==> flow/design.v <==
module processor
(
	input wire clk_i,
	input wire rst_i,
	input wire stall_i,
	output wire [31:0] addr_o,
	input wire [31:0] data_i,
	output wire [31:0] data_o,
	output wire [3:0] data_w_o,
	output wire [2:0] data_mode_o,
	input wire [7:0] extio_in,
	output wire [7:0] extio_out
);
	wire stall_cpu; wire mwait_cpu; wire irq_cpu; wire irq_ack_cpu; wire exception_cpu; wire data_b_cpu; wire data_h_cpu; wire data_access_cpu;
	wire [31:0] irq_vector_cpu; wire [31:0] inst_addr_cpu; wire [31:0] inst_in_cpu; wire [31:0] data_addr_cpu; wire [31:0] data_in_cpu; wire [31:0] data_out_cpu;
	wire [3:0] data_w_cpu;
	assign data_mode_o = {data_b_cpu,data_h_cpu,data_access_cpu};
	datapath core
	(
		.clock(clk_i),
		.reset(rst_i),
		.stall(stall_cpu),
		.mwait(mwait_cpu),
		.irq_vector(irq_vector_cpu),
		.irq(irq_cpu),
		.irq_ack(irq_ack_cpu),
		.exception(exception_cpu),
		.inst_addr(inst_addr_cpu),
		.inst_in(inst_in_cpu),
		.data_addr(data_addr_cpu),
		.data_in(data_in_cpu),
		.data_out(data_out_cpu),
		.data_w(data_w_cpu),
		.data_b(data_b_cpu),
		.data_h(data_h_cpu),
		.data_access(data_access_cpu)
	);
	interrupt_controller int_control
	(
		.clock(clk_i),
		.reset(rst_i),
		.stall(stall_i),
		.stall_cpu(stall_cpu),
		.mwait_cpu(mwait_cpu),
		.irq_vector_cpu(irq_vector_cpu),
		.irq_cpu(irq_cpu),
		.irq_ack_cpu(irq_ack_cpu),
		.exception_cpu(exception_cpu),
		.inst_addr_cpu(inst_addr_cpu),
		.inst_in_cpu(inst_in_cpu),
		.data_addr_cpu(data_addr_cpu),
		.data_in_cpu(data_in_cpu),
		.data_out_cpu(data_out_cpu),
		.data_w_cpu(data_w_cpu),
		.data_access_cpu(data_access_cpu),
		.addr_mem(addr_o),
		.data_read_mem(data_i),
		.data_write_mem(data_o),
		.data_we_mem(data_w_o),
		.extio_in(extio_in),
		.extio_out(extio_out)
	);
endmodule
module datapath
(
	input wire clock,
	input wire reset,
	input wire stall,
	input wire mwait,
	input wire [31:0] irq_vector,
	input wire irq,
	output wire irq_ack,
	output wire exception,
	output wire [31:0] inst_addr,
	input wire [31:0] inst_in,
	output wire [31:0] data_addr,
	input wire [31:0] data_in,
	output reg [31:0] data_out,
	output reg [3:0] data_w,
	output wire data_b,
	output wire data_h,
	output wire data_access
);
	wire [31:0] inst_in_s; reg [31:0] data_in_s; reg [31:0] pc; reg [31:0] pc_last;
	reg [31:0] pc_last2; wire [31:0] pc_plus4; wire [31:0] pc_next;
	wire [31:0] result; wire [31:0] branch; wire [31:0] ext32b;
	wire [31:0] ext32h; wire [31:0] alu_src1; wire [31:0] alu_src2;
	wire [31:12] ext32;
	wire [6:0] opcode; wire [6:0] funct7;
	wire [2:0] funct3;
	wire [3:0] read_reg1; wire [3:0] read_reg2; wire [3:0] write_reg;
	wire [4:0] rs1; wire [4:0] rs2; wire [4:0] rd;
	wire [31:0] write_data; wire [31:0] read_data1; wire [31:0] read_data2;
	wire [31:0] imm_i; wire [31:0] imm_s; wire [31:0] imm_sb;
	wire [31:0] imm_uj; wire [31:0] branch_src1; wire [31:0] branch_src2;
	wire [31:12] imm_u;
	wire wreg; wire zero; wire less_than; wire branch_taken; wire jump_taken; reg stall_reg;
	wire irq_ack_s; reg irq_ack_s_dly; reg bds; wire data_access_s; reg data_access_s_dly;
	wire reg_write_ctl; wire alu_src1_ctl; wire sig_read_ctl; wire reg_to_mem; wire mem_to_reg; wire except;
	wire [1:0] jump_ctl; wire [1:0] mem_write_ctl; wire [1:0] mem_read_ctl;
	wire [2:0] alu_src2_ctl; wire [2:0] branch_ctl;
	wire [3:0] alu_op_ctl;
	reg [4:0] rs1_r; reg [4:0] rs2_r; reg [4:0] rd_r;
	reg [31:0] imm_i_r; reg [31:0] imm_s_r; reg [31:0] imm_sb_r; reg [31:0] imm_uj_r;
	reg [31:12] imm_u_r;
	reg reg_write_ctl_r; reg alu_src1_ctl_r; reg sig_read_ctl_r; reg reg_to_mem_r; reg mem_to_reg_r;
	reg [1:0] jump_ctl_r; reg [1:0] mem_write_ctl_r; reg [1:0] mem_read_ctl_r;
	reg [2:0] alu_src2_ctl_r; reg [2:0] branch_ctl_r;
	reg [3:0] alu_op_ctl_r;
	always @(posedge clock or posedge reset) begin
		if (reset == 1'b1) begin
			pc <= {32{1'b0}};
			pc_last <= {32{1'b0}};
			pc_last2 <= {32{1'b0}};
		end else begin
			if (stall == 1'b0) begin
				pc <= pc_next;
				pc_last <= pc;
				pc_last2 <= pc_last;
			end
		end
	end
	assign pc_plus4 = pc + 4;
	assign pc_next = (irq == 1'b1 && irq_ack_s == 1'b1) || except == 1'b1 ? 
	irq_vector : branch_taken == 1'b1 || jump_taken == 1'b1 ? 
	branch : data_access_s == 1'b1 ?
	pc_last : pc_plus4;
	assign irq_ack_s = irq == 1'b1 && bds == 1'b0 && branch_taken == 1'b0 && jump_taken == 1'b0 && reg_to_mem_r == 1'b0 && mem_to_reg_r == 1'b0 ? 1'b1 : 1'b0;
	assign irq_ack = irq_ack_s_dly;
	assign exception = except == 1'b1 ? 1'b1 : 1'b0;
	always @(posedge clock or posedge reset) begin
		if (reset == 1'b1) begin
			irq_ack_s_dly <= 1'b0;
			bds <= 1'b0;
			data_access_s_dly <= 1'b0;
			stall_reg <= 1'b0;
		end else begin
			stall_reg <= stall;
			if (stall == 1'b0) begin
				data_access_s_dly <= data_access_s;
				if (mwait == 1'b0) begin
					irq_ack_s_dly <= irq_ack_s;
					if (branch_taken == 1'b1 || jump_taken == 1'b1) begin
						bds <= 1'b1;
					end
					else begin
						bds <= 1'b0;
					end
				end
			end
		end
	end
	assign inst_in_s = data_access_s == 1'b1 || except == 1'b1 || branch_taken == 1'b1 || 
		jump_taken == 1'b1 || bds == 1'b1 || irq_ack_s == 1'b1 ? 32'h00000000 : 
		{inst_in[7:0],inst_in[15:8],inst_in[23:16],inst_in[31:24]};
	assign opcode = inst_in_s[6:0];
	assign funct3 = inst_in_s[14:12];
	assign funct7 = inst_in_s[31:25];
	assign rd = inst_in_s[11:7];
	assign rs1 = inst_in_s[19:15];
	assign rs2 = inst_in_s[24:20];
	assign imm_i = {ext32[31:12],inst_in_s[31:20]};
	assign imm_s = {ext32[31:12],inst_in_s[31:25],inst_in_s[11:7]};
	assign imm_sb = {ext32[31:13],inst_in_s[31],inst_in_s[7],inst_in_s[30:25],inst_in_s[11:8],1'b0};
	assign imm_u = inst_in_s[31:12];
	assign imm_uj = {ext32[31:21],inst_in_s[31],inst_in_s[19:12],inst_in_s[20],inst_in_s[30:21],1'b0};
	assign ext32 = inst_in_s[31] == 1'b1 ? {20{1'b1}} : {20{1'b0}};
	control control_unit
	(
		.opcode(opcode),
		.funct3(funct3),
		.funct7(funct7),
		.reg_write(reg_write_ctl),
		.alu_src1(alu_src1_ctl),
		.alu_src2(alu_src2_ctl),
		.alu_op(alu_op_ctl),
		.jump(jump_ctl),
		.branch(branch_ctl),
		.mem_write(mem_write_ctl),
		.mem_read(mem_read_ctl),
		.sig_read(sig_read_ctl)
	);
	assign reg_to_mem = mem_write_ctl != 2'b00 ? 1'b1 : 1'b0;
	assign mem_to_reg = mem_read_ctl != 2'b00 ? 1'b1 : 1'b0;
	always @(posedge clock or posedge reset) begin
		if (reset == 1'b1) begin
			rd_r <= {5{1'b0}};
			rs1_r <= {5{1'b0}};
			rs2_r <= {5{1'b0}};
			imm_i_r <= {32{1'b0}};
			imm_s_r <= {32{1'b0}};
			imm_sb_r <= {32{1'b0}};
			imm_u_r <= {20{1'b0}};
			imm_uj_r <= {32{1'b0}};
			reg_write_ctl_r <= 1'b0;
			alu_src1_ctl_r <= 1'b0;
			alu_src2_ctl_r <= {3{1'b0}};
			alu_op_ctl_r <= {4{1'b0}};
			jump_ctl_r <= {2{1'b0}};
			branch_ctl_r <= {3{1'b0}};
			mem_write_ctl_r <= {2{1'b0}};
			mem_read_ctl_r <= {2{1'b0}};
			sig_read_ctl_r <= 1'b0;
			reg_to_mem_r <= 1'b0;
			mem_to_reg_r <= 1'b0;
		end else begin
			if (stall == 1'b0 && mwait == 1'b0) begin
				rd_r <= rd;
				rs1_r <= rs1;
				rs2_r <= rs2;
				imm_i_r <= imm_i;
				imm_s_r <= imm_s;
				imm_sb_r <= imm_sb;
				imm_u_r <= imm_u;
				imm_uj_r <= imm_uj;
				reg_write_ctl_r <= reg_write_ctl;
				alu_src1_ctl_r <= alu_src1_ctl;
				alu_src2_ctl_r <= alu_src2_ctl;
				alu_op_ctl_r <= alu_op_ctl;
				jump_ctl_r <= jump_ctl;
				branch_ctl_r <= branch_ctl;
				mem_write_ctl_r <= mem_write_ctl;
				mem_read_ctl_r <= mem_read_ctl;
				sig_read_ctl_r <= sig_read_ctl;
				reg_to_mem_r <= reg_to_mem;
				mem_to_reg_r <= mem_to_reg;
			end
		end
	end
	reg_bank register_bank
	(
		.clock(clock),
		.read_reg1(read_reg1),
		.read_reg2(read_reg2),
		.write_reg(write_reg),
		.wreg(wreg),
		.write_data(write_data),
		.read_data1(read_data1),
		.read_data2(read_data2)
	);
	assign read_reg1 = rs1_r[3:0];
	assign read_reg2 = rs2_r[3:0];
	assign write_reg = rd_r[3:0];
	assign wreg = (reg_write_ctl_r | mem_to_reg_r) &  ~mwait &  ~stall_reg;
	alu alu
	(
		.op1(alu_src1),
		.op2(alu_src2),
		.alu_op(alu_op_ctl_r),
		.result(result),
		.zero(zero),
		.less_than(less_than)
	);
	assign alu_src1 = alu_src1_ctl_r == 1'b0 ? read_data1 : pc_last2;
	assign alu_src2 = alu_src2_ctl_r == 3'b000 ? {imm_u_r,12'h000} : alu_src2_ctl_r == 3'b001 ? 
		imm_i_r : alu_src2_ctl_r == 3'b010 ? imm_s_r : alu_src2_ctl_r == 3'b011 ? 
		pc : alu_src2_ctl_r == 3'b100 ? {24'h000000,3'b000,rs2_r} : read_data2;
	assign branch_src1 = jump_ctl_r == 2'b11 ? read_data1 : pc_last2;
	assign branch_src2 = jump_ctl_r == 2'b10 ? imm_uj_r : jump_ctl_r == 2'b11 ? imm_i_r : imm_sb_r;
	assign branch = branch_src1 + branch_src2;
	assign branch_taken = (zero == 1'b1 && branch_ctl_r == 3'b001) || 
		(zero == 1'b0 && branch_ctl_r == 3'b010) || (less_than == 1'b1 && branch_ctl_r == 3'b011) || 
		(less_than == 1'b0 && branch_ctl_r == 3'b100) || (less_than == 1'b1 && branch_ctl_r == 3'b101) || 
		(less_than == 1'b0 && branch_ctl_r == 3'b110) ? 1'b1 : 1'b0;
	assign except = branch_ctl_r == 3'b111 ? 1'b1 : 1'b0;
	assign jump_taken = jump_ctl_r != 2'b00 ? 1'b1 : 1'b0;
	assign inst_addr = pc;
	assign data_addr = result;
	assign data_b = mem_read_ctl_r == 2'b01 || mem_write_ctl_r == 2'b01 ? 1'b1 : 1'b0;
	assign data_h = mem_read_ctl_r == 2'b10 || mem_write_ctl_r == 2'b10 ? 1'b1 : 1'b0;
	assign data_access_s = reg_to_mem_r == 1'b1 || mem_to_reg_r == 1'b1 ? 1'b1 : 1'b0;
	assign data_access = data_access_s == 1'b1 && data_access_s_dly == 1'b0 ? 1'b1 : 1'b0;
	always @(mem_write_ctl_r, result, read_data2) begin
		case (mem_write_ctl_r)
		2'b11 : begin
			data_out <= {read_data2[7:0],read_data2[15:8],read_data2[23:16],read_data2[31:24]};
			data_w <= 4'b1111;
		end
		2'b01 : begin
			data_out <= {read_data2[7:0],read_data2[7:0],read_data2[7:0],read_data2[7:0]};
			case (result[1:0])
			2'b11 : begin data_w <= 4'b0001; end
			2'b10 : begin data_w <= 4'b0010; end
			2'b01 : begin data_w <= 4'b0100; end
			default : begin data_w <= 4'b1000; end
			endcase
		end
		2'b10 : begin
			data_out <= {read_data2[7:0],read_data2[15:8],read_data2[7:0],read_data2[15:8]};
			case (result[1])
			1'b1 : begin data_w <= 4'b0011; end
			default : begin data_w <= 4'b1100; end
			endcase
			end
		default : begin
			data_out <= {read_data2[7:0],read_data2[15:8],read_data2[23:16],read_data2[31:24]};
			data_w <= 4'b0000;
		end
		endcase
	end
	always @(mem_read_ctl_r, result, data_in) begin
		case (mem_read_ctl_r)
		2'b01 : begin
			case (result[1:0])
			2'b11 : begin data_in_s <= {24'h000000,data_in[7:0]}; end
			2'b10 : begin data_in_s <= {24'h000000,data_in[15:8]}; end
			2'b01 : begin data_in_s <= {24'h000000,data_in[23:16]}; end
			default : begin data_in_s <= {24'h000000,data_in[31:24]}; end
			endcase
		end
		2'b10 : begin
			case (result[1])
			1'b1 : begin data_in_s <= {16'h0000,data_in[7:0],data_in[15:8]}; end
			default : begin data_in_s <= {16'h0000,data_in[23:16],data_in[31:24]}; end
			endcase
		end
		default : begin
			data_in_s <= {data_in[7:0],data_in[15:8],data_in[23:16],data_in[31:24]};
		end
		endcase
	end
	assign ext32b = (data_in_s[7] == 1'b0 || sig_read_ctl_r == 1'b0) ? 
		{24'h000000,data_in_s[7:0]} : {24'hffffff,data_in_s[7:0]};
	assign ext32h = (data_in_s[15] == 1'b0 || sig_read_ctl_r == 1'b0) ? 
		{16'h0000,data_in_s[15:0]} : {16'hffff,data_in_s[15:0]};
	assign write_data = mem_read_ctl_r == 2'b11 ? data_in_s : mem_read_ctl_r == 2'b01 ? 
		ext32b : mem_read_ctl_r == 2'b10 ? ext32h : jump_taken == 1'b1 ? 
		pc_last : result;
endmodule
module control
(
	input wire [6:0] opcode,
	input wire [2:0] funct3,
	input wire [6:0] funct7,
	output reg reg_write,
	output reg alu_src1,
	output reg [2:0] alu_src2,
	output reg [3:0] alu_op,
	output reg [1:0] jump,
	output reg [2:0] branch,
	output reg [1:0] mem_write,
	output reg [1:0] mem_read,
	output reg sig_read
);
	always @(opcode, funct3, funct7) begin
		case (opcode)			 
		7'b0110111 : begin		 
			reg_write <= 1'b1;
			alu_src1 <= 1'b0;
			alu_src2 <= 3'b000;
			alu_op <= 4'b0110;
			jump <= 2'b00;
			branch <= 3'b000;
			mem_write <= 2'b00;
			mem_read <= 2'b00;
			sig_read <= 1'b0;
		end
		7'b0010111 : begin		 
			reg_write <= 1'b1;
			alu_src1 <= 1'b1;
			alu_src2 <= 3'b000;
			alu_op <= 4'b0100;
			jump <= 2'b00;
			branch <= 3'b000;
			mem_write <= 2'b00;
			mem_read <= 2'b00;
			sig_read <= 1'b0;
		end
		7'b1101111 : begin		 
			reg_write <= 1'b1;
			alu_src1 <= 1'b0;
			alu_src2 <= 3'b011;
			alu_op <= 4'b0110;
			jump <= 2'b10;
			branch <= 3'b000;
			mem_write <= 2'b00;
			mem_read <= 2'b00;
			sig_read <= 1'b0;
		end
		7'b1100111 : begin		 
			reg_write <= 1'b1;
			alu_src1 <= 1'b0;
			alu_src2 <= 3'b011;
			alu_op <= 4'b0110;
			jump <= 2'b11;
			branch <= 3'b000;
			mem_write <= 2'b00;
			mem_read <= 2'b00;
			sig_read <= 1'b0;
		end
		7'b1100011 : begin		 
			case (funct3)
			3'b000 : begin		 
				reg_write <= 1'b0;
				alu_src1 <= 1'b0;
				alu_src2 <= 3'b101;
				alu_op <= 4'b0101;
				jump <= 2'b00;
				branch <= 3'b001;
				mem_write <= 2'b00;
				mem_read <= 2'b00;
				sig_read <= 1'b0;
			end
			3'b001 : begin		 
				reg_write <= 1'b0;
				alu_src1 <= 1'b0;
				alu_src2 <= 3'b101;
				alu_op <= 4'b0101;
				jump <= 2'b00;
				branch <= 3'b010;
				mem_write <= 2'b00;
				mem_read <= 2'b00;
				sig_read <= 1'b0;
			end
			3'b100 : begin		 
				reg_write <= 1'b0;
				alu_src1 <= 1'b0;
				alu_src2 <= 3'b101;
				alu_op <= 4'b0111;
				jump <= 2'b00;
				branch <= 3'b011;
				mem_write <= 2'b00;
				mem_read <= 2'b00;
				sig_read <= 1'b0;
			end
			3'b101 : begin		 
				reg_write <= 1'b0;
				alu_src1 <= 1'b0;
				alu_src2 <= 3'b101;
				alu_op <= 4'b0111;
				jump <= 2'b00;
				branch <= 3'b100;
				mem_write <= 2'b00;
				mem_read <= 2'b00;
				sig_read <= 1'b0;
			end
			3'b110 : begin		 
				reg_write <= 1'b0;
				alu_src1 <= 1'b0;
				alu_src2 <= 3'b101;
				alu_op <= 4'b1000;
				jump <= 2'b00;
				branch <= 3'b101;
				mem_write <= 2'b00;
				mem_read <= 2'b00;
				sig_read <= 1'b0;
			end
			3'b111 : begin		 
				reg_write <= 1'b0;
				alu_src1 <= 1'b0;
				alu_src2 <= 3'b101;
				alu_op <= 4'b1000;
				jump <= 2'b00;
				branch <= 3'b110;
				mem_write <= 2'b00;
				mem_read <= 2'b00;
				sig_read <= 1'b0;
			end
			default : begin
				reg_write <= 1'b0;
				alu_src1 <= 1'b0;
				alu_src2 <= 3'b000;
				alu_op <= 4'b0000;
				jump <= 2'b00;
				branch <= 3'b000;
				mem_write <= 2'b00;
				mem_read <= 2'b00;
				sig_read <= 1'b0;
			end
			endcase
		end
		7'b0000011 : begin		 
			case (funct3)
			3'b000 : begin		 
				reg_write <= 1'b1;
				alu_src1 <= 1'b0;
				alu_src2 <= 3'b001;
				alu_op <= 4'b0100;
				jump <= 2'b00;
				branch <= 3'b000;
				mem_write <= 2'b00;
				mem_read <= 2'b01;
				sig_read <= 1'b1;
			end
			3'b001 : begin		 
				reg_write <= 1'b1;
				alu_src1 <= 1'b0;
				alu_src2 <= 3'b001;
				alu_op <= 4'b0100;
				jump <= 2'b00;
				branch <= 3'b000;
				mem_write <= 2'b00;
				mem_read <= 2'b10;
				sig_read <= 1'b1;
			end
			3'b010 : begin		 
				reg_write <= 1'b1;
				alu_src1 <= 1'b0;
				alu_src2 <= 3'b001;
				alu_op <= 4'b0100;
				jump <= 2'b00;
				branch <= 3'b000;
				mem_write <= 2'b00;
				mem_read <= 2'b11;
				sig_read <= 1'b1;
			end
			3'b100 : begin		 
				reg_write <= 1'b1;
				alu_src1 <= 1'b0;
				alu_src2 <= 3'b001;
				alu_op <= 4'b0100;
				jump <= 2'b00;
				branch <= 3'b000;
				mem_write <= 2'b00;
				mem_read <= 2'b01;
				sig_read <= 1'b0;
			end
			3'b101 : begin		 
				reg_write <= 1'b1;
				alu_src1 <= 1'b0;
				alu_src2 <= 3'b001;
				alu_op <= 4'b0100;
				jump <= 2'b00;
				branch <= 3'b000;
				mem_write <= 2'b00;
				mem_read <= 2'b10;
				sig_read <= 1'b0;
			end
			default : begin
				reg_write <= 1'b0;
				alu_src1 <= 1'b0;
				alu_src2 <= 3'b000;
				alu_op <= 4'b0000;
				jump <= 2'b00;
				branch <= 3'b000;
				mem_write <= 2'b00;
				mem_read <= 2'b00;
				sig_read <= 1'b0;
			end
			endcase
		end
		7'b0100011 : begin		 
			case (funct3)
			3'b000 : begin		 
				reg_write <= 1'b0;
				alu_src1 <= 1'b0;
				alu_src2 <= 3'b010;
				alu_op <= 4'b0100;
				jump <= 2'b00;
				branch <= 3'b000;
				mem_write <= 2'b01;
				mem_read <= 2'b00;
				sig_read <= 1'b0;
			end
			3'b001 : begin		 
				reg_write <= 1'b0;
				alu_src1 <= 1'b0;
				alu_src2 <= 3'b010;
				alu_op <= 4'b0100;
				jump <= 2'b00;
				branch <= 3'b000;
				mem_write <= 2'b10;
				mem_read <= 2'b00;
				sig_read <= 1'b0;
			end
			3'b010 : begin		 
				reg_write <= 1'b0;
				alu_src1 <= 1'b0;
				alu_src2 <= 3'b010;
				alu_op <= 4'b0100;
				jump <= 2'b00;
				branch <= 3'b000;
				mem_write <= 2'b11;
				mem_read <= 2'b00;
				sig_read <= 1'b0;
			end
			default : begin
				reg_write <= 1'b0;
				alu_src1 <= 1'b0;
				alu_src2 <= 3'b000;
				alu_op <= 4'b0000;
				jump <= 2'b00;
				branch <= 3'b000;
				mem_write <= 2'b00;
				mem_read <= 2'b00;
				sig_read <= 1'b0;
			end
			endcase
		end
		7'b0010011 : begin		 
			case (funct3)
			3'b000 : begin		 
				reg_write <= 1'b1;
				alu_src1 <= 1'b0;
				alu_src2 <= 3'b001;
				alu_op <= 4'b0100;
				jump <= 2'b00;
				branch <= 3'b000;
				mem_write <= 2'b00;
				mem_read <= 2'b00;
				sig_read <= 1'b0;
			end
			3'b010 : begin		 
				reg_write <= 1'b1;
				alu_src1 <= 1'b0;
				alu_src2 <= 3'b001;
				alu_op <= 4'b0111;
				jump <= 2'b00;
				branch <= 3'b000;
				mem_write <= 2'b00;
				mem_read <= 2'b00;
				sig_read <= 1'b0;
			end
			3'b011 : begin		 
				reg_write <= 1'b1;
				alu_src1 <= 1'b0;
				alu_src2 <= 3'b001;
				alu_op <= 4'b1000;
				jump <= 2'b00;
				branch <= 3'b000;
				mem_write <= 2'b00;
				mem_read <= 2'b00;
				sig_read <= 1'b0;
			end
			3'b100 : begin		 
				reg_write <= 1'b1;
				alu_src1 <= 1'b0;
				alu_src2 <= 3'b001;
				alu_op <= 4'b0010;
				jump <= 2'b00;
				branch <= 3'b000;
				mem_write <= 2'b00;
				mem_read <= 2'b00;
				sig_read <= 1'b0;
			end
			3'b110 : begin		 
				reg_write <= 1'b1;
				alu_src1 <= 1'b0;
				alu_src2 <= 3'b001;
				alu_op <= 4'b0001;
				jump <= 2'b00;
				branch <= 3'b000;
				mem_write <= 2'b00;
				mem_read <= 2'b00;
				sig_read <= 1'b0;
			end
			3'b111 : begin		 
				reg_write <= 1'b1;
				alu_src1 <= 1'b0;
				alu_src2 <= 3'b001;
				alu_op <= 4'b0000;
				jump <= 2'b00;
				branch <= 3'b000;
				mem_write <= 2'b00;
				mem_read <= 2'b00;
				sig_read <= 1'b0;
			end
			3'b001 : begin		 
				reg_write <= 1'b1;
				alu_src1 <= 1'b0;
				alu_src2 <= 3'b100;
				alu_op <= 4'b1001;
				jump <= 2'b00;
				branch <= 3'b000;
				mem_write <= 2'b00;
				mem_read <= 2'b00;
				sig_read <= 1'b0;
			end
			3'b101 : begin
				case (funct7)
				7'b0000000 : begin	 
					reg_write <= 1'b1;
					alu_src1 <= 1'b0;
					alu_src2 <= 3'b100;
					alu_op <= 4'b1010;
					jump <= 2'b00;
					branch <= 3'b000;
					mem_write <= 2'b00;
					mem_read <= 2'b00;
					sig_read <= 1'b0;
				end
				7'b0100000 : begin	 
					reg_write <= 1'b1;
					alu_src1 <= 1'b0;
					alu_src2 <= 3'b100;
					alu_op <= 4'b1100;
					jump <= 2'b00;
					branch <= 3'b000;
					mem_write <= 2'b00;
					mem_read <= 2'b00;
					sig_read <= 1'b0;
				end
				default : begin
					reg_write <= 1'b0;
					alu_src1 <= 1'b0;
					alu_src2 <= 3'b000;
					alu_op <= 4'b0000;
					jump <= 2'b00;
					branch <= 3'b000;
					mem_write <= 2'b00;
					mem_read <= 2'b00;
					sig_read <= 1'b0;
				end
				endcase
			end
			default : begin
				reg_write <= 1'b0;
				alu_src1 <= 1'b0;
				alu_src2 <= 3'b000;
				alu_op <= 4'b0000;
				jump <= 2'b00;
				branch <= 3'b000;
				mem_write <= 2'b00;
				mem_read <= 2'b00;
				sig_read <= 1'b0;
			end
			endcase
		end
		7'b0110011 : begin		 
			case (funct3)
			3'b000 : begin
				case (funct7)
				7'b0000000 : begin
				reg_write <= 1'b1;
				alu_src1 <= 1'b0;
				alu_src2 <= 3'b101;
				alu_op <= 4'b0100;
				jump <= 2'b00;
				branch <= 3'b000;
				mem_write <= 2'b00;
				mem_read <= 2'b00;
				sig_read <= 1'b0;
				end
				7'b0100000 : begin
				reg_write <= 1'b1;
				alu_src1 <= 1'b0;
				alu_src2 <= 3'b101;
				alu_op <= 4'b0101;
				jump <= 2'b00;
				branch <= 3'b000;
				mem_write <= 2'b00;
				mem_read <= 2'b00;
				sig_read <= 1'b0;
				end
				default : begin
				reg_write <= 1'b0;
				alu_src1 <= 1'b0;
				alu_src2 <= 3'b000;
				alu_op <= 4'b0000;
				jump <= 2'b00;
				branch <= 3'b000;
				mem_write <= 2'b00;
				mem_read <= 2'b00;
				sig_read <= 1'b0;
				end
				endcase
			end
			3'b001 : begin			 
				reg_write <= 1'b1;
				alu_src1 <= 1'b0;
				alu_src2 <= 3'b101;
				alu_op <= 4'b1001;
				jump <= 2'b00;
				branch <= 3'b000;
				mem_write <= 2'b00;
				mem_read <= 2'b00;
				sig_read <= 1'b0;
			end
			3'b010 : begin			 
				reg_write <= 1'b1;
				alu_src1 <= 1'b0;
				alu_src2 <= 3'b101;
				alu_op <= 4'b0111;
				jump <= 2'b00;
				branch <= 3'b000;
				mem_write <= 2'b00;
				mem_read <= 2'b00;
				sig_read <= 1'b0;
			end
			3'b011 : begin			 
				reg_write <= 1'b1;
				alu_src1 <= 1'b0;
				alu_src2 <= 3'b101;
				alu_op <= 4'b1000;
				jump <= 2'b00;
				branch <= 3'b000;
				mem_write <= 2'b00;
				mem_read <= 2'b00;
				sig_read <= 1'b0;
			end
			3'b100 : begin			 
				reg_write <= 1'b1;
				alu_src1 <= 1'b0;
				alu_src2 <= 3'b101;
				alu_op <= 4'b0010;
				jump <= 2'b00;
				branch <= 3'b000;
				mem_write <= 2'b00;
				mem_read <= 2'b00;
				sig_read <= 1'b0;
			end
			3'b101 : begin
				case (funct7)		
				7'b0000000 : begin	 
					reg_write <= 1'b1;
					alu_src1 <= 1'b0;
					alu_src2 <= 3'b101;
					alu_op <= 4'b1010;
					jump <= 2'b00;
					branch <= 3'b000;
					mem_write <= 2'b00;
					mem_read <= 2'b00;
					sig_read <= 1'b0;
				end
				7'b0100000 : begin	 
					reg_write <= 1'b1;
					alu_src1 <= 1'b0;
					alu_src2 <= 3'b101;
					alu_op <= 4'b1100;
					jump <= 2'b00;
					branch <= 3'b000;
					mem_write <= 2'b00;
					mem_read <= 2'b00;
					sig_read <= 1'b0;
				end
				default : begin
					reg_write <= 1'b0;
					alu_src1 <= 1'b0;
					alu_src2 <= 3'b000;
					alu_op <= 4'b0000;
					jump <= 2'b00;
					branch <= 3'b000;
					mem_write <= 2'b00;
					mem_read <= 2'b00;
					sig_read <= 1'b0;
				end
				endcase
			end
			3'b110 : begin			 
				reg_write <= 1'b1;
				alu_src1 <= 1'b0;
				alu_src2 <= 3'b101;
				alu_op <= 4'b0001;
				jump <= 2'b00;
				branch <= 3'b000;
				mem_write <= 2'b00;
				mem_read <= 2'b00;
				sig_read <= 1'b0;
			end
			3'b111 : begin			 
				reg_write <= 1'b1;
				alu_src1 <= 1'b0;
				alu_src2 <= 3'b101;
				alu_op <= 4'b0000;
				jump <= 2'b00;
				branch <= 3'b000;
				mem_write <= 2'b00;
				mem_read <= 2'b00;
				sig_read <= 1'b0;
			end
			default : begin
				reg_write <= 1'b0;
				alu_src1 <= 1'b0;
				alu_src2 <= 3'b000;
				alu_op <= 4'b0000;
				jump <= 2'b00;
				branch <= 3'b000;
				mem_write <= 2'b00;
				mem_read <= 2'b00;
				sig_read <= 1'b0;
			end
			endcase
		end
		7'b1110011 : begin		 
			reg_write <= 1'b0;
			alu_src1 <= 1'b0;
			alu_src2 <= 3'b000;
			alu_op <= 4'b0000;
			jump <= 2'b00;
			branch <= 3'b111;
			mem_write <= 2'b00;
			mem_read <= 2'b00;
			sig_read <= 1'b0;
		end
		default : begin
			reg_write <= 1'b0;
			alu_src1 <= 1'b0;
			alu_src2 <= 3'b000;
			alu_op <= 4'b0000;
			jump <= 2'b00;
			branch <= 3'b000;
			mem_write <= 2'b00;
			mem_read <= 2'b00;
			sig_read <= 1'b0;
		end
		endcase
	end
endmodule
module reg_bank
(
	input wire clock,
	input wire [3:0] read_reg1,
	input wire [3:0] read_reg2,
	input wire [3:0] write_reg,
	input wire wreg,
	input wire [31:0] write_data,
	output wire [31:0] read_data1,
	output wire [31:0] read_data2
);
	reg [31:0] registers[0:15];
	always @(posedge clock) begin
		if (write_reg != 4'b0000 && wreg == 1'b1) begin
			registers[write_reg] <= write_data;
		end
	end
	assign read_data1 = read_reg1 != 4'b0000 ? registers[read_reg1] : {32{1'b0}};
	assign read_data2 = read_reg2 != 4'b0000 ? registers[read_reg2] : {32{1'b0}};
endmodule
module alu
(
	input wire [31:0] op1,
	input wire [31:0] op2,
	input wire [3:0] alu_op,
	output wire [31:0] result,
	output wire zero,
	output wire less_than
);
	reg [31:0] r; wire [31:0] shift;
	wire [4:0] shift_op2;
	wire [32:0] addsub;
	wire less; wire lshift; wire logical;
	always @(op1, op2, alu_op, addsub, less, shift_op2, shift) begin
		case (alu_op)
		4'b0000 : begin r <= op1 & op2; end
		4'b0001 : begin r <= op1 | op2; end
		4'b0010 : begin r <= op1 ^ op2; end
		4'b0100, 4'b0101 : begin r <= addsub[31:0]; end
		4'b0110 : begin r <= op2; end
		4'b0111,4'b1000 : begin r <= {28'h0000000,3'b000,less}; end
		default : begin r <= shift; end
		endcase
	end
	assign addsub = alu_op > 4'b0100 ? ({1'b0,op1}) - ({1'b0,op2}) : ({1'b0,op1}) + ({1'b0,op2});
	assign less = op1[31] == op2[31] || alu_op == 4'b1000 ? addsub[32] : op1[31];
	assign less_than = less;
	assign zero =  ~(r[31] | r[30] | r[29] | r[28] | r[27] | r[26] | 
		r[25] | r[24] | r[23] | r[22] | r[21] | r[20] | r[19] | 
		r[18] | r[17] | r[16] | r[15] | r[14] | r[13] | r[12] | 
		r[11] | r[10] | r[9] | r[8] | r[7] | r[6] | r[5] | r[4] | 
		r[3] | r[2] | r[1] | r[0]);
	assign shift_op2 = op2[4:0];
	assign lshift = alu_op[0] == 1'b1 ? 1'b1 : 1'b0;
	assign logical = alu_op[2] == 1'b0 ? 1'b1 : 1'b0;
	bshift barrel_shifter
	(
		.lshift(lshift),
		.logical(logical),
		.shift(shift_op2),
		.in(op1),
		.out(shift)
	);
	assign result = r;
endmodule
module bshift
(
	input wire lshift,
	input wire logical,
	input wire [4:0] shift,
	input wire [31:0] in,
	output wire [31:0] out
);
	wire [31:0] shift1l; wire [31:0] shift2l; wire [31:0] shift4l; wire [31:0] shift8l; wire [31:0] shift16l;
	wire [31:0] shift1r; wire [31:0] shift2r; wire [31:0] shift4r; wire [31:0] shift8r; wire [31:0] shift16r;
	wire [31:16] fill;
	assign fill = logical == 1'b0 ? {16{in[31]}} : 16'h0000;
	assign shift1l = shift[0] == 1'b1 ? {in[30:0],1'b0} : in;
	assign shift2l = shift[1] == 1'b1 ? {shift1l[29:0],2'b00} : shift1l;
	assign shift4l = shift[2] == 1'b1 ? {shift2l[27:0],4'h0} : shift2l;
	assign shift8l = shift[3] == 1'b1 ? {shift4l[23:0],8'h00} : shift4l;
	assign shift16l = shift[4] == 1'b1 ? {shift8l[15:0],16'h0000} : shift8l;
	assign shift1r = shift[0] == 1'b1 ? {fill[31],in[31:1]} : in;
	assign shift2r = shift[1] == 1'b1 ? {fill[31:30],shift1r[31:2]} : shift1r;
	assign shift4r = shift[2] == 1'b1 ? {fill[31:28],shift2r[31:4]} : shift2r;
	assign shift8r = shift[3] == 1'b1 ? {fill[31:24],shift4r[31:8]} : shift4r;
	assign shift16r = shift[4] == 1'b1 ? {fill[31:16],shift8r[31:16]} : shift8r;
	assign out = lshift == 1'b0 ? shift16r : shift16l;
endmodule
module interrupt_controller
(
	input wire clock,
	input wire reset,
	input wire stall,
	output wire stall_cpu,
	output wire mwait_cpu,
	output wire [31:0] irq_vector_cpu,
	output wire irq_cpu,
	input wire irq_ack_cpu,
	input wire exception_cpu,
	input wire [31:0] inst_addr_cpu,
	output wire [31:0] inst_in_cpu,
	input wire [31:0] data_addr_cpu,
	output wire [31:0] data_in_cpu,
	input wire [31:0] data_out_cpu,
	input wire [3:0] data_w_cpu,
	input wire data_access_cpu,
	output wire [31:0] addr_mem,
	input wire [31:0] data_read_mem,
	output wire [31:0] data_write_mem,
	output wire [3:0] data_we_mem,
	input wire [7:0] extio_in,
	output wire [7:0] extio_out
);
	wire [7:0] irq_cause; reg [7:0] irq_mask_reg; reg [7:0] irq_status_reg; reg [7:0] extio_out_reg;
	reg [31:0] periph_data; reg [31:0] irq_vector_reg; reg [31:0] irq_epc_reg; reg [31:0] inst_reg;
	wire interrupt; reg irq; reg data_access_cpu_dly;
	parameter [2:0] irq_idle = 0, irq_int = 1, irq_req = 2, irq_ackn = 3, irq_done = 4;
	reg [2:0] pulse_state;
	reg [2:0] pulse_next_state;
	wire periph_access; reg periph_access_dly; wire periph_access_we;
	wire [3:0] data_we_mem_s;
	always @(posedge clock or posedge reset) begin
		if (reset == 1'b1) begin
			periph_data <= {32{1'b0}};
		end else begin
			if (periph_access == 1'b1) begin
			case (data_addr_cpu[7:4])
			4'b0000 : begin periph_data <= irq_vector_reg; end			 
			4'b0001 : begin periph_data <= {irq_cause[7:0],24'h000000}; end		 
			4'b0010 : begin periph_data <= {irq_mask_reg[7:0],24'h000000}; end	 
			4'b0011 : begin periph_data <= {irq_status_reg,24'h000000}; end		 
			4'b0100 : begin 							 
				periph_data <= {irq_epc_reg[7:0],irq_epc_reg[15:8],irq_epc_reg[23:16],irq_epc_reg[31:24]};
			end
			4'b1000 : begin periph_data <= {extio_in,24'h000000}; end		 
			4'b1001 : begin periph_data <= {extio_out_reg,24'h000000}; end		 
			default : begin periph_data <= data_read_mem; end
			endcase
			end
		end
	end
	assign inst_in_cpu = data_access_cpu == 1'b0 ? data_read_mem : inst_reg;
	assign data_in_cpu = periph_access_dly == 1'b0 ? data_read_mem : periph_data;
	always @(posedge clock or posedge reset) begin
		if (reset == 1'b1) begin
			irq_vector_reg <= {32{1'b0}};
			irq_mask_reg <= {8{1'b0}};
			irq_status_reg <= {8{1'b0}};
			extio_out_reg <= {8{1'b0}};
		end else begin
			if (periph_access == 1'b1 && periph_access_we == 1'b1) begin
				case (data_addr_cpu[7:4])
				4'b0000 : begin				 
					irq_vector_reg <= {data_out_cpu[7:0],data_out_cpu[15:8],data_out_cpu[23:16],data_out_cpu[31:24]};
				end
				4'b0010 : begin				 
					irq_mask_reg <= data_out_cpu[31:24];
				end
				4'b0011 : begin				 
					irq_status_reg <= data_out_cpu[31:24];
				end
				4'b1001 : begin				 
					extio_out_reg <= data_out_cpu[31:24];
				end
				default : begin
				end
				endcase
			end
			if (irq_ack_cpu == 1'b1 || exception_cpu == 1'b1) begin
				irq_status_reg[0] <= 1'b0;		 
			end
		end
	end
	always @(posedge clock or posedge reset) begin
		if (reset == 1'b1) begin
			irq_epc_reg <= 32'h00000000;
		end else begin
			if (((irq == 1'b1 && irq_ack_cpu == 1'b0) || exception_cpu == 1'b1)) begin
				irq_epc_reg <= inst_addr_cpu;
			end
		end
	end
	always @(posedge clock or posedge reset) begin
		if (reset == 1'b1) begin
			pulse_state <= irq_idle;
			pulse_next_state <= irq_idle;
			irq <= 1'b0;
		end else begin
			if (stall == 1'b0) begin
				pulse_state <= pulse_next_state;
				case (pulse_state)
				irq_idle : begin
					if (interrupt == 1'b1 && irq_status_reg[0] == 1'b1) begin
						pulse_next_state <= irq_int;
					end
				end
				irq_int : begin
					irq <= 1'b1;
					pulse_next_state <= irq_req;
				end
				irq_req : begin
					if (irq_ack_cpu == 1'b1) begin
						irq <= 1'b0;
						pulse_next_state <= irq_ackn;
					end
				end
				irq_ackn : begin
					pulse_next_state <= irq_done;
				end
				irq_done : begin
					if (irq_status_reg[0] == 1'b1) begin
						pulse_next_state <= irq_idle;
					end
				end
				default : begin
					pulse_next_state <= irq_idle;
				end
				endcase
			end
		end
	end
	always @(posedge clock or posedge reset) begin
		if (reset == 1'b1) begin
			periph_access_dly <= 1'b0;
			data_access_cpu_dly <= 1'b0;
			inst_reg <= {32{1'b0}};
		end else begin
			if (stall == 1'b0) begin
				periph_access_dly <= periph_access;
				data_access_cpu_dly <= data_access_cpu;
				if ((data_access_cpu == 1'b0)) begin
					inst_reg <= data_read_mem;
				end
			end
		end
	end
	assign periph_access = data_addr_cpu[31:27] == 5'b11110 && data_access_cpu == 1'b1 ? 1'b1 : 1'b0;
	assign periph_access_we = periph_access <= 1'b1 && data_w_cpu != 4'b0000 ? 1'b1 : 1'b0;
	assign addr_mem = data_access_cpu == 1'b1 ? data_addr_cpu : inst_addr_cpu;
	assign data_write_mem = data_out_cpu;
	assign data_we_mem_s = data_access_cpu == 1'b1 && periph_access == 1'b0 ? data_w_cpu : 4'b0000;
	assign data_we_mem = data_we_mem_s;
	assign mwait_cpu = data_access_cpu == 1'b1 && data_access_cpu_dly == 1'b0 ? 1'b1 : 1'b0;
	assign stall_cpu = stall;
	assign interrupt = (irq_cause & irq_mask_reg) == 16'h0000 ? 1'b0 : 1'b1;
	assign irq_cause = extio_in;
	assign irq_cpu = irq;
	assign irq_vector_cpu = irq_vector_reg;
	assign extio_out = extio_out_reg;
endmodule
# Reports on processor
# Each step is given for the RTL above and for the edited RTL.
# "orig" refers to lines of the RTL above, "edited" to lines of the edited file.
# "diff": "edited" minus "orig" as printed here. "change_rel_pct": 100 x difference / "orig".
# Operators: Yosys type, input widths -> output width; for muxes data width and select width s.
# Library cell names are shortened.
# The mark -- stands for no value.
# setup
design,processor
clock,clk_i
lib,sky130hd
lib_corner,tt_025C_1v80

# The edit
# The edit as a unified diff against the file above.
# This change comes from a script, not from a designer. The edited design behaves differently; no optimisation was intended.
# begin of diff
@@ -122,8 +122,10 @@
 	end
 	assign pc_plus4 = pc + 4;
-	assign pc_next = (irq == 1'b1 && irq_ack_s == 1'b1) || except == 1'b1 ? 
+	reg [31:0] pc_next_p1;
+	always @(posedge clock) pc_next_p1 <= (irq == 1'b1 && irq_ack_s == 1'b1) || except == 1'b1 ? 
 	irq_vector : branch_taken == 1'b1 || jump_taken == 1'b1 ? 
 	branch : data_access_s == 1'b1 ?
 	pc_last : pc_plus4;
+	assign pc_next = pc_next_p1;
 	assign irq_ack_s = irq == 1'b1 && bds == 1'b0 && branch_taken == 1'b0 && jump_taken == 1'b0 && reg_to_mem_r == 1'b0 && mem_to_reg_r == 1'b0 ? 1'b1 : 1'b0;
 	assign irq_ack = irq_ack_s_dly;
# end of diff

# Word-level counts
# Source: Yosys, flattened and elaborated, memories not mapped. Widths are those after wreduce. Registers that Yosys merges into a memory's read port (data or address) are not register bits. Print and check cells do not count.
# Memory sizes are those after Yosys's memory passes, which may raise the word count (mostly to a power of two), join words into wider ones and drop unused or constant bits.
# bits
element,orig,edited,diff,change_rel_pct
memories,1,1,0,0.00
ramBits,512,512,0,0.00
ff_bits,441,473,32,7.26
in_bits,43,43,0,0.00
elab_cells,363,364,1,0.28
latchBits,0,0,0,--
clocked_rd_ports_x_width,0,0,0,--
output_inout_bits,79,79,0,0.00
mem_bits_ro,0,0,0,--
# mem_list
element,orig,edited
memory_list,core.register_bank.registers 16 x 32 bit 2R1W,core.register_bank.registers 16 x 32 bit 2R1W
# op_classes
element,orig,edited,diff,change_rel_pct
n_logic,55,55,0,0.00
equal,62,62,0,0.00
n_cmp,2,2,0,0.00
reduce_and_logical,88,88,0,0.00
div,0,0,0,--
addsub,4,4,0,0.00
n_mul,0,0,0,--
n_shift,0,0,0,--
muxes,112,112,0,0.00
# Operator kinds equal on both sides are left out: 72.

# Longest topological paths
# Longest topological path by Yosys (ltp), each cell counted once; first at word level (registers and memories cut), then after technology mapping (sequential cells cut; the memories' decode and read muxes count).
# depth
element,orig,edited,diff,change_rel_pct
ltp_word,67,67,0,0.00
abc_area,0,0,--,--
ltp_mapped,39,40,1,2.56
depth_no_buf,28,29,1,3.57

# Netlist
# Yosys stat after the flow's synthesis: flattened, memories mapped to cells. It holds for the ABC_AREA given above (unset counts as 0); a run with the other value may have another netlist.
# mapped
element,orig,edited,diff,change_rel_pct
stdcells,4783,4646,-137,-2.86
seq_area_um2,23233.5,23874.1,640.6,2.76
yosys_area_um2,53550.1,54025.6,475.5,0.89
ff_cells,826,858,32,3.87
# by_type
type,orig,edited,diff,change_rel_pct
nand2_1,489,452,-37,-7.57
a21oi_1,278,242,-36,-12.95
dfxtp_1,0,32,32,--
o21ai_0,306,278,-28,-9.15
mux2_4,0,26,26,--
o211ai_1,68,43,-25,-36.76
mux4_2,292,314,22,7.53
a21boi_0,26,4,-22,-84.62
nand3_1,76,55,-21,-27.63
mux2_2,204,222,18,8.82
buf_2,79,61,-18,-22.78
buf_6,10,27,17,170.00
o22ai_1,43,27,-16,-37.21
a2111oi_0,18,34,16,88.89
buf_4,31,16,-15,-48.39
mux2i_1,191,177,-14,-7.33
o2111ai_1,18,4,-14,-77.78
a221oi_1,40,51,11,27.50
# Cell types equal on both sides are left out: 21.
# The list need not be complete.
# By module: a second synthesis without flattening, with its own total; a netlist apart from the flattened one above.
# hier_totals
element,orig,edited,diff,change_rel_pct
cells_unflattened,4861,4755,-106,-2.18
area_unflattened_um2,53322.4,53301.1,-21.3,-0.04
# Rows give one instance, submodules left out.
# by_module_orig
mod,n_inst,mod_area_um2,seq_area_um2,cells
reg_bank,1,22036.1,14413.8,1169
datapath,1,12739.7,3653.5,1623
interrupt_controller,1,8281.7,4028.9,661
alu,1,5341.4,0.0,787
bshift,1,4361.7,0.0,527
control,1,539.3,0.0,91
processor,1,22.5,0.0,3
# by_module_edited
mod,n_inst,mod_area_um2,seq_area_um2,cells
reg_bank,1,22036.1,14413.8,1169
datapath,1,13051.3,4294.1,1552
interrupt_controller,1,8281.7,4028.9,661
alu,1,5008.6,0.0,752
bshift,1,4361.7,0.0,527
control,1,539.3,0.0,91
processor,1,22.5,0.0,3

# Timing after synthesis
# Source: OpenSTA report_checks on the synthesized netlist (no wires, ideal clock, input and output delay 20% of the period each), path of least setup slack; recovery checks are left aside. Register names are those of the netlist, which keeps one name where synthesis merged equal registers.
# synth_timing
element,orig,edited,diff,change_rel_pct
path_type,reg2out,reg2out,--,--
start,register core.imm_u_r[22],register core.imm_u_r[20],--,--
end,output port data_w_o[2],output port data_w_o[0],--,--
t_required_ns,9.600,9.600,0.000,0.00
tclk_ns,12.0,12.0,0.0,0.00
arrival_ns,7.306,7.222,-0.084,-1.15
delay_ns,7.306,7.222,-0.084,-1.15
n_path_buf,8,9,1,12.50
out_delay_ns,2.400,2.400,0.000,0.00
slack_ns,2.294,2.378,0.084,--
driving_pins,35,36,1,2.86
synth_period_reached_ns,9.706,9.622,-0.084,-0.87
# "delay_ns" is the arrival time less input delay plus setup time.
# At an output port there is no setup time.
# "driving_pins": output pins that drive a net of the path, with the launching flip-flop's if there is one; two outputs of one cell count as two.
# "synth_period_reached_ns" = period - worst setup slack (recovery checks aside). The figure is calculated, with input and output delays left at 20% of the set period.
# The rows between start and end are the longest chain of elaborated cells between them; the timing report does not say that the signal goes this way. Where chains are equally long, one stands for them.
# A line is the first line of the expression or statement that the cell stems from. Yosys adds cells for indexed reads and writes and turns some case tables into memories.
# synth_between_orig
path_cell_list,dfrtp_1 -> buf_4 -> buf_6 -> buf_4 -> buf_6 -> mux4_2 -> a22oi_1 -> o31ai_2 -> o21ai_1 -> inv_2 -> nor2_1 -> clkbuf_1 -> buf_1 -> and3_1 -> and2_1 -> clkbuf_1 -> nor2_1 -> xnor2_1 -> ha_1 -> a211oi_1 -> nand2_1 -> a2111o_1 -> a41oi_1 -> o211ai_1 -> a41o_1 -> a2111o_1 -> a311oi_1 -> nor2_1 -> mux2i_1 -> a21oi_2 -> clkbuf_1 -> nand2_1 -> nand2_1 -> a21oi_1 -> nor2_1
elab_chain_len,10
cells_between,17
cone_classes,add/sub: 2; eq/ne: 4; mux: 8; logic: 1; reduce/logical: 2
# synth_rtl_orig
element,line_no,text
start: declaration,105,reg [31:12] imm_u_r;
start: assignment,193,imm_u_r <= {20{1'b0}};
start: assignment,214,imm_u_r <= imm_u;
$mux 32,255,"assign alu_src2 = alu_src2_ctl_r == 3'b000 ? {imm_u_r,12'h000} : alu_src2_ctl_r == 3'b001 ?"
$add 32x32->33,943,"assign addsub = alu_op > 4'b0100 ? ({1'b0,op1}) - ({1'b0,op2}) : ({1'b0,op1}) + ({1'b0,op2});"
$mux 33,943,
$pmux 32 s6,933,case (alu_op)
$eq 5x5->1,1136,assign periph_access = data_addr_cpu[31:27] == 5'b11110 && data_access_cpu == 1'b1 ? 1'b1 : 1'b0;
$logic_and 1x1->1,1136,
$mux 1,1136,
$not 1->1,1140,assign data_we_mem_s = data_access_cpu == 1'b1 && periph_access == 1'b0 ? data_w_cpu : 4'b0000;
$logic_and 1x1->1,1140,
$mux 4,1140,
end: declaration,9,"output wire [3:0] data_w_o,"
# Nets of the timed path that keep an RTL name, with a line that drives or declares them; the list need not be complete.
# synth_nets_orig
net,line_no,text
data_o[27],8,"output wire [31:0] data_o,"
# synth_between_edited
path_cell_list,dfrtp_1 -> buf_2 -> buf_6 -> buf_6 -> buf_4 -> nand2_1 -> o21ai_0 -> o21bai_1 -> a21oi_1 -> inv_2 -> buf_4 -> buf_4 -> clkbuf_1 -> buf_2 -> buf_2 -> ha_1 -> inv_1 -> nor4_1 -> and2_1 -> a31oi_1 -> xnor2_1 -> ha_1 -> and3_1 -> and3_1 -> nand2_1 -> or4b_2 -> nand3_1 -> nand2_1 -> o2111ai_1 -> a41o_1 -> a21oi_1 -> mux2i_1 -> o22ai_1 -> nor4_1 -> nor2_1 -> o21a_1
elab_chain_len,10
cells_between,17
cone_classes,add/sub: 2; eq/ne: 4; mux: 8; logic: 1; reduce/logical: 2
# synth_rtl_edited
element,line_no,text
start: declaration,105,reg [31:12] imm_u_r;
start: assignment,195,imm_u_r <= {20{1'b0}};
start: assignment,216,imm_u_r <= imm_u;
$mux 32,257,"assign alu_src2 = alu_src2_ctl_r == 3'b000 ? {imm_u_r,12'h000} : alu_src2_ctl_r == 3'b001 ?"
$add 32x32->33,945,"assign addsub = alu_op > 4'b0100 ? ({1'b0,op1}) - ({1'b0,op2}) : ({1'b0,op1}) + ({1'b0,op2});"
$mux 33,945,
$pmux 32 s6,935,case (alu_op)
$eq 5x5->1,1138,assign periph_access = data_addr_cpu[31:27] == 5'b11110 && data_access_cpu == 1'b1 ? 1'b1 : 1'b0;
$logic_and 1x1->1,1138,
$mux 1,1138,
$not 1->1,1142,assign data_we_mem_s = data_access_cpu == 1'b1 && periph_access == 1'b0 ? data_w_cpu : 4'b0000;
$logic_and 1x1->1,1142,
$mux 4,1142,
end: declaration,9,"output wire [3:0] data_w_o,"

# Worst path after layout
# Path of least setup slack in the final report of each run of pair A (OpenROAD, finished layout, wires in). Where an end is a register, its clock arrival counts in the times.
# layout_timing
element,orig,edited,diff,change_rel_pct
path_type,reg2out,reg2out,--,--
start,register core.imm_u_r[22],register core.imm_u_r[22],--,--
end,output port data_w_o[2],output port addr_o[24],--,--
slack_ns,0.49,0.24,-0.25,--
n_path_buf,5,3,-2,-40.00
driving_pins,28,24,-4,-14.29
tclk_ns,11.9,11.9,0.0,0.00
t_required_ns,9.52,9.52,0.00,0.00
out_delay_ns,2.38,2.38,0.00,0.00
arrival_ns,9.03,9.28,0.25,2.77
# The rows between start and end are the longest chain of elaborated cells between them; the timing report does not say that the signal goes this way. Where chains are equally long, one stands for them.
# layout_between_orig
path_cell_list,dfrtp_4 -> buf_4 -> nor2_1 -> buf_4 -> a31oi_4 -> buf_4 -> a21o_2 -> buf_6 -> ha_1 -> nand2_1 -> o21ai_0 -> fa_1 -> a211oi_1 -> o21ai_0 -> a2111o_1 -> a41oi_2 -> o211ai_1 -> a41o_1 -> a2111o_1 -> a311oi_1 -> nor2_1 -> mux2i_1 -> a21oi_2 -> nand2_1 -> nand2_1 -> a21oi_1 -> nor2_1 -> clkdlybuf4s50_1
elab_chain_len,10
cells_between,17
cone_classes,add/sub: 2; eq/ne: 4; mux: 8; logic: 1; reduce/logical: 2
# layout_rtl_orig
element,line_no,text
start: declaration,105,reg [31:12] imm_u_r;
start: assignment,193,imm_u_r <= {20{1'b0}};
start: assignment,214,imm_u_r <= imm_u;
$mux 32,255,"assign alu_src2 = alu_src2_ctl_r == 3'b000 ? {imm_u_r,12'h000} : alu_src2_ctl_r == 3'b001 ?"
$add 32x32->33,943,"assign addsub = alu_op > 4'b0100 ? ({1'b0,op1}) - ({1'b0,op2}) : ({1'b0,op1}) + ({1'b0,op2});"
$mux 33,943,
$pmux 32 s6,933,case (alu_op)
$eq 5x5->1,1136,assign periph_access = data_addr_cpu[31:27] == 5'b11110 && data_access_cpu == 1'b1 ? 1'b1 : 1'b0;
$logic_and 1x1->1,1136,
$mux 1,1136,
$not 1->1,1140,assign data_we_mem_s = data_access_cpu == 1'b1 && periph_access == 1'b0 ? data_w_cpu : 4'b0000;
$logic_and 1x1->1,1140,
$mux 4,1140,
end: declaration,9,"output wire [3:0] data_w_o,"
# layout_between_edited
path_cell_list,dfrtp_1 -> buf_4 -> mux4_2 -> mux2_2 -> a221oi_1 -> or3_1 -> inv_2 -> nor2_1 -> nand2_1 -> o31ai_1 -> xnor2_1 -> ha_1 -> or4_1 -> a21o_1 -> a221oi_1 -> buf_4 -> nor3_1 -> o211a_1 -> o311ai_0 -> o31ai_1 -> a2111oi_0 -> a41o_1 -> o21ai_0 -> clkdlybuf4s50_1
elab_chain_len,5
cells_between,6
cone_lines,4
cone_classes,add/sub: 2; mux: 4
# layout_rtl_edited
element,line_no,text
start: declaration,105,reg [31:12] imm_u_r;
start: assignment,195,imm_u_r <= {20{1'b0}};
start: assignment,216,imm_u_r <= imm_u;
$mux 32,257,"assign alu_src2 = alu_src2_ctl_r == 3'b000 ? {imm_u_r,12'h000} : alu_src2_ctl_r == 3'b001 ?"
$add 32x32->33,945,"assign addsub = alu_op > 4'b0100 ? ({1'b0,op1}) - ({1'b0,op2}) : ({1'b0,op1}) + ({1'b0,op2});"
$mux 33,945,
$pmux 32 s6,935,case (alu_op)
$mux 32,1140,assign addr_mem = data_access_cpu == 1'b1 ? data_addr_cpu : inst_addr_cpu;
end: declaration,6,"output wire [31:0] addr_o,"

# Flow runs
# Both versions went through the flow (Yosys, OpenROAD) with the same settings in each pair. Constraints: input delay and output delay 20% of the set period each, output load 0.01 pF.
# flow_settings_pair_A
CORE_UTILIZATION,40
period_ns,11.9
CAP_MARGIN,20
CORE_MARGIN,2
SLEW_MARGIN,20
# results_pair_A
element,orig,edited,diff,change_rel_pct
cell_area_final_um2,60775.8,61292.5,516.7,0.85
ws_hold_ns,0.475,0.432,-0.043,--
fin_power_mw,10.136,18.736,8.600,84.85
die_footprint_um2,136819.0,138020.0,1201.0,0.88
finalUtil_frac,0.457,0.458,0.001,--
tns_setup_ns,0.000,0.000,0.000,--
achieved_clock_period_ns,11.408,11.659,0.251,2.20
fin_ws_ns,0.492,0.241,-0.251,--
yosys.chip_area_um2,53550.1,54025.6,475.5,0.89
# flow_settings_pair_B
CORE_UTILIZATION,38
CTS_CLUSTER_DIAMETER,152
CTS_CLUSTER_SIZE,96
GPL_ROUTABILITY_DRIVEN,0
PLACE_DENSITY_LB_ADDON,0.11
SETUP_SLACK_MARGIN,3.05
SLEW_MARGIN,10
TNS_END_PERCENT,70
period_ns,10.3
CAP_MARGIN,20
CORE_MARGIN,2
# results_pair_B
element,orig,edited,diff,change_rel_pct
cell_area_final_um2,61725.4,63632.3,1906.9,3.09
ws_hold_ns,0.480,0.482,0.002,--
fin_power_mw,10.473,21.792,11.319,108.08
die_footprint_um2,143941.0,145203.0,1262.0,0.88
finalUtil_frac,0.442,0.45,0.008,--
tns_setup_ns,0.000,0.000,0.000,--
achieved_clock_period_ns,9.495,9.301,-0.194,-2.04
fin_ws_ns,0.805,0.999,0.194,--
yosys.chip_area_um2,53550.1,54025.6,475.5,0.89
# By "achieved_clock_period_ns" is meant the clock period of the run minus its worst setup slack. This is arithmetic on one report: input and output delays are still those of the set period (20% each).
# "fin_power_mw" is the tool's figure for a default switching activity; nothing was simulated.
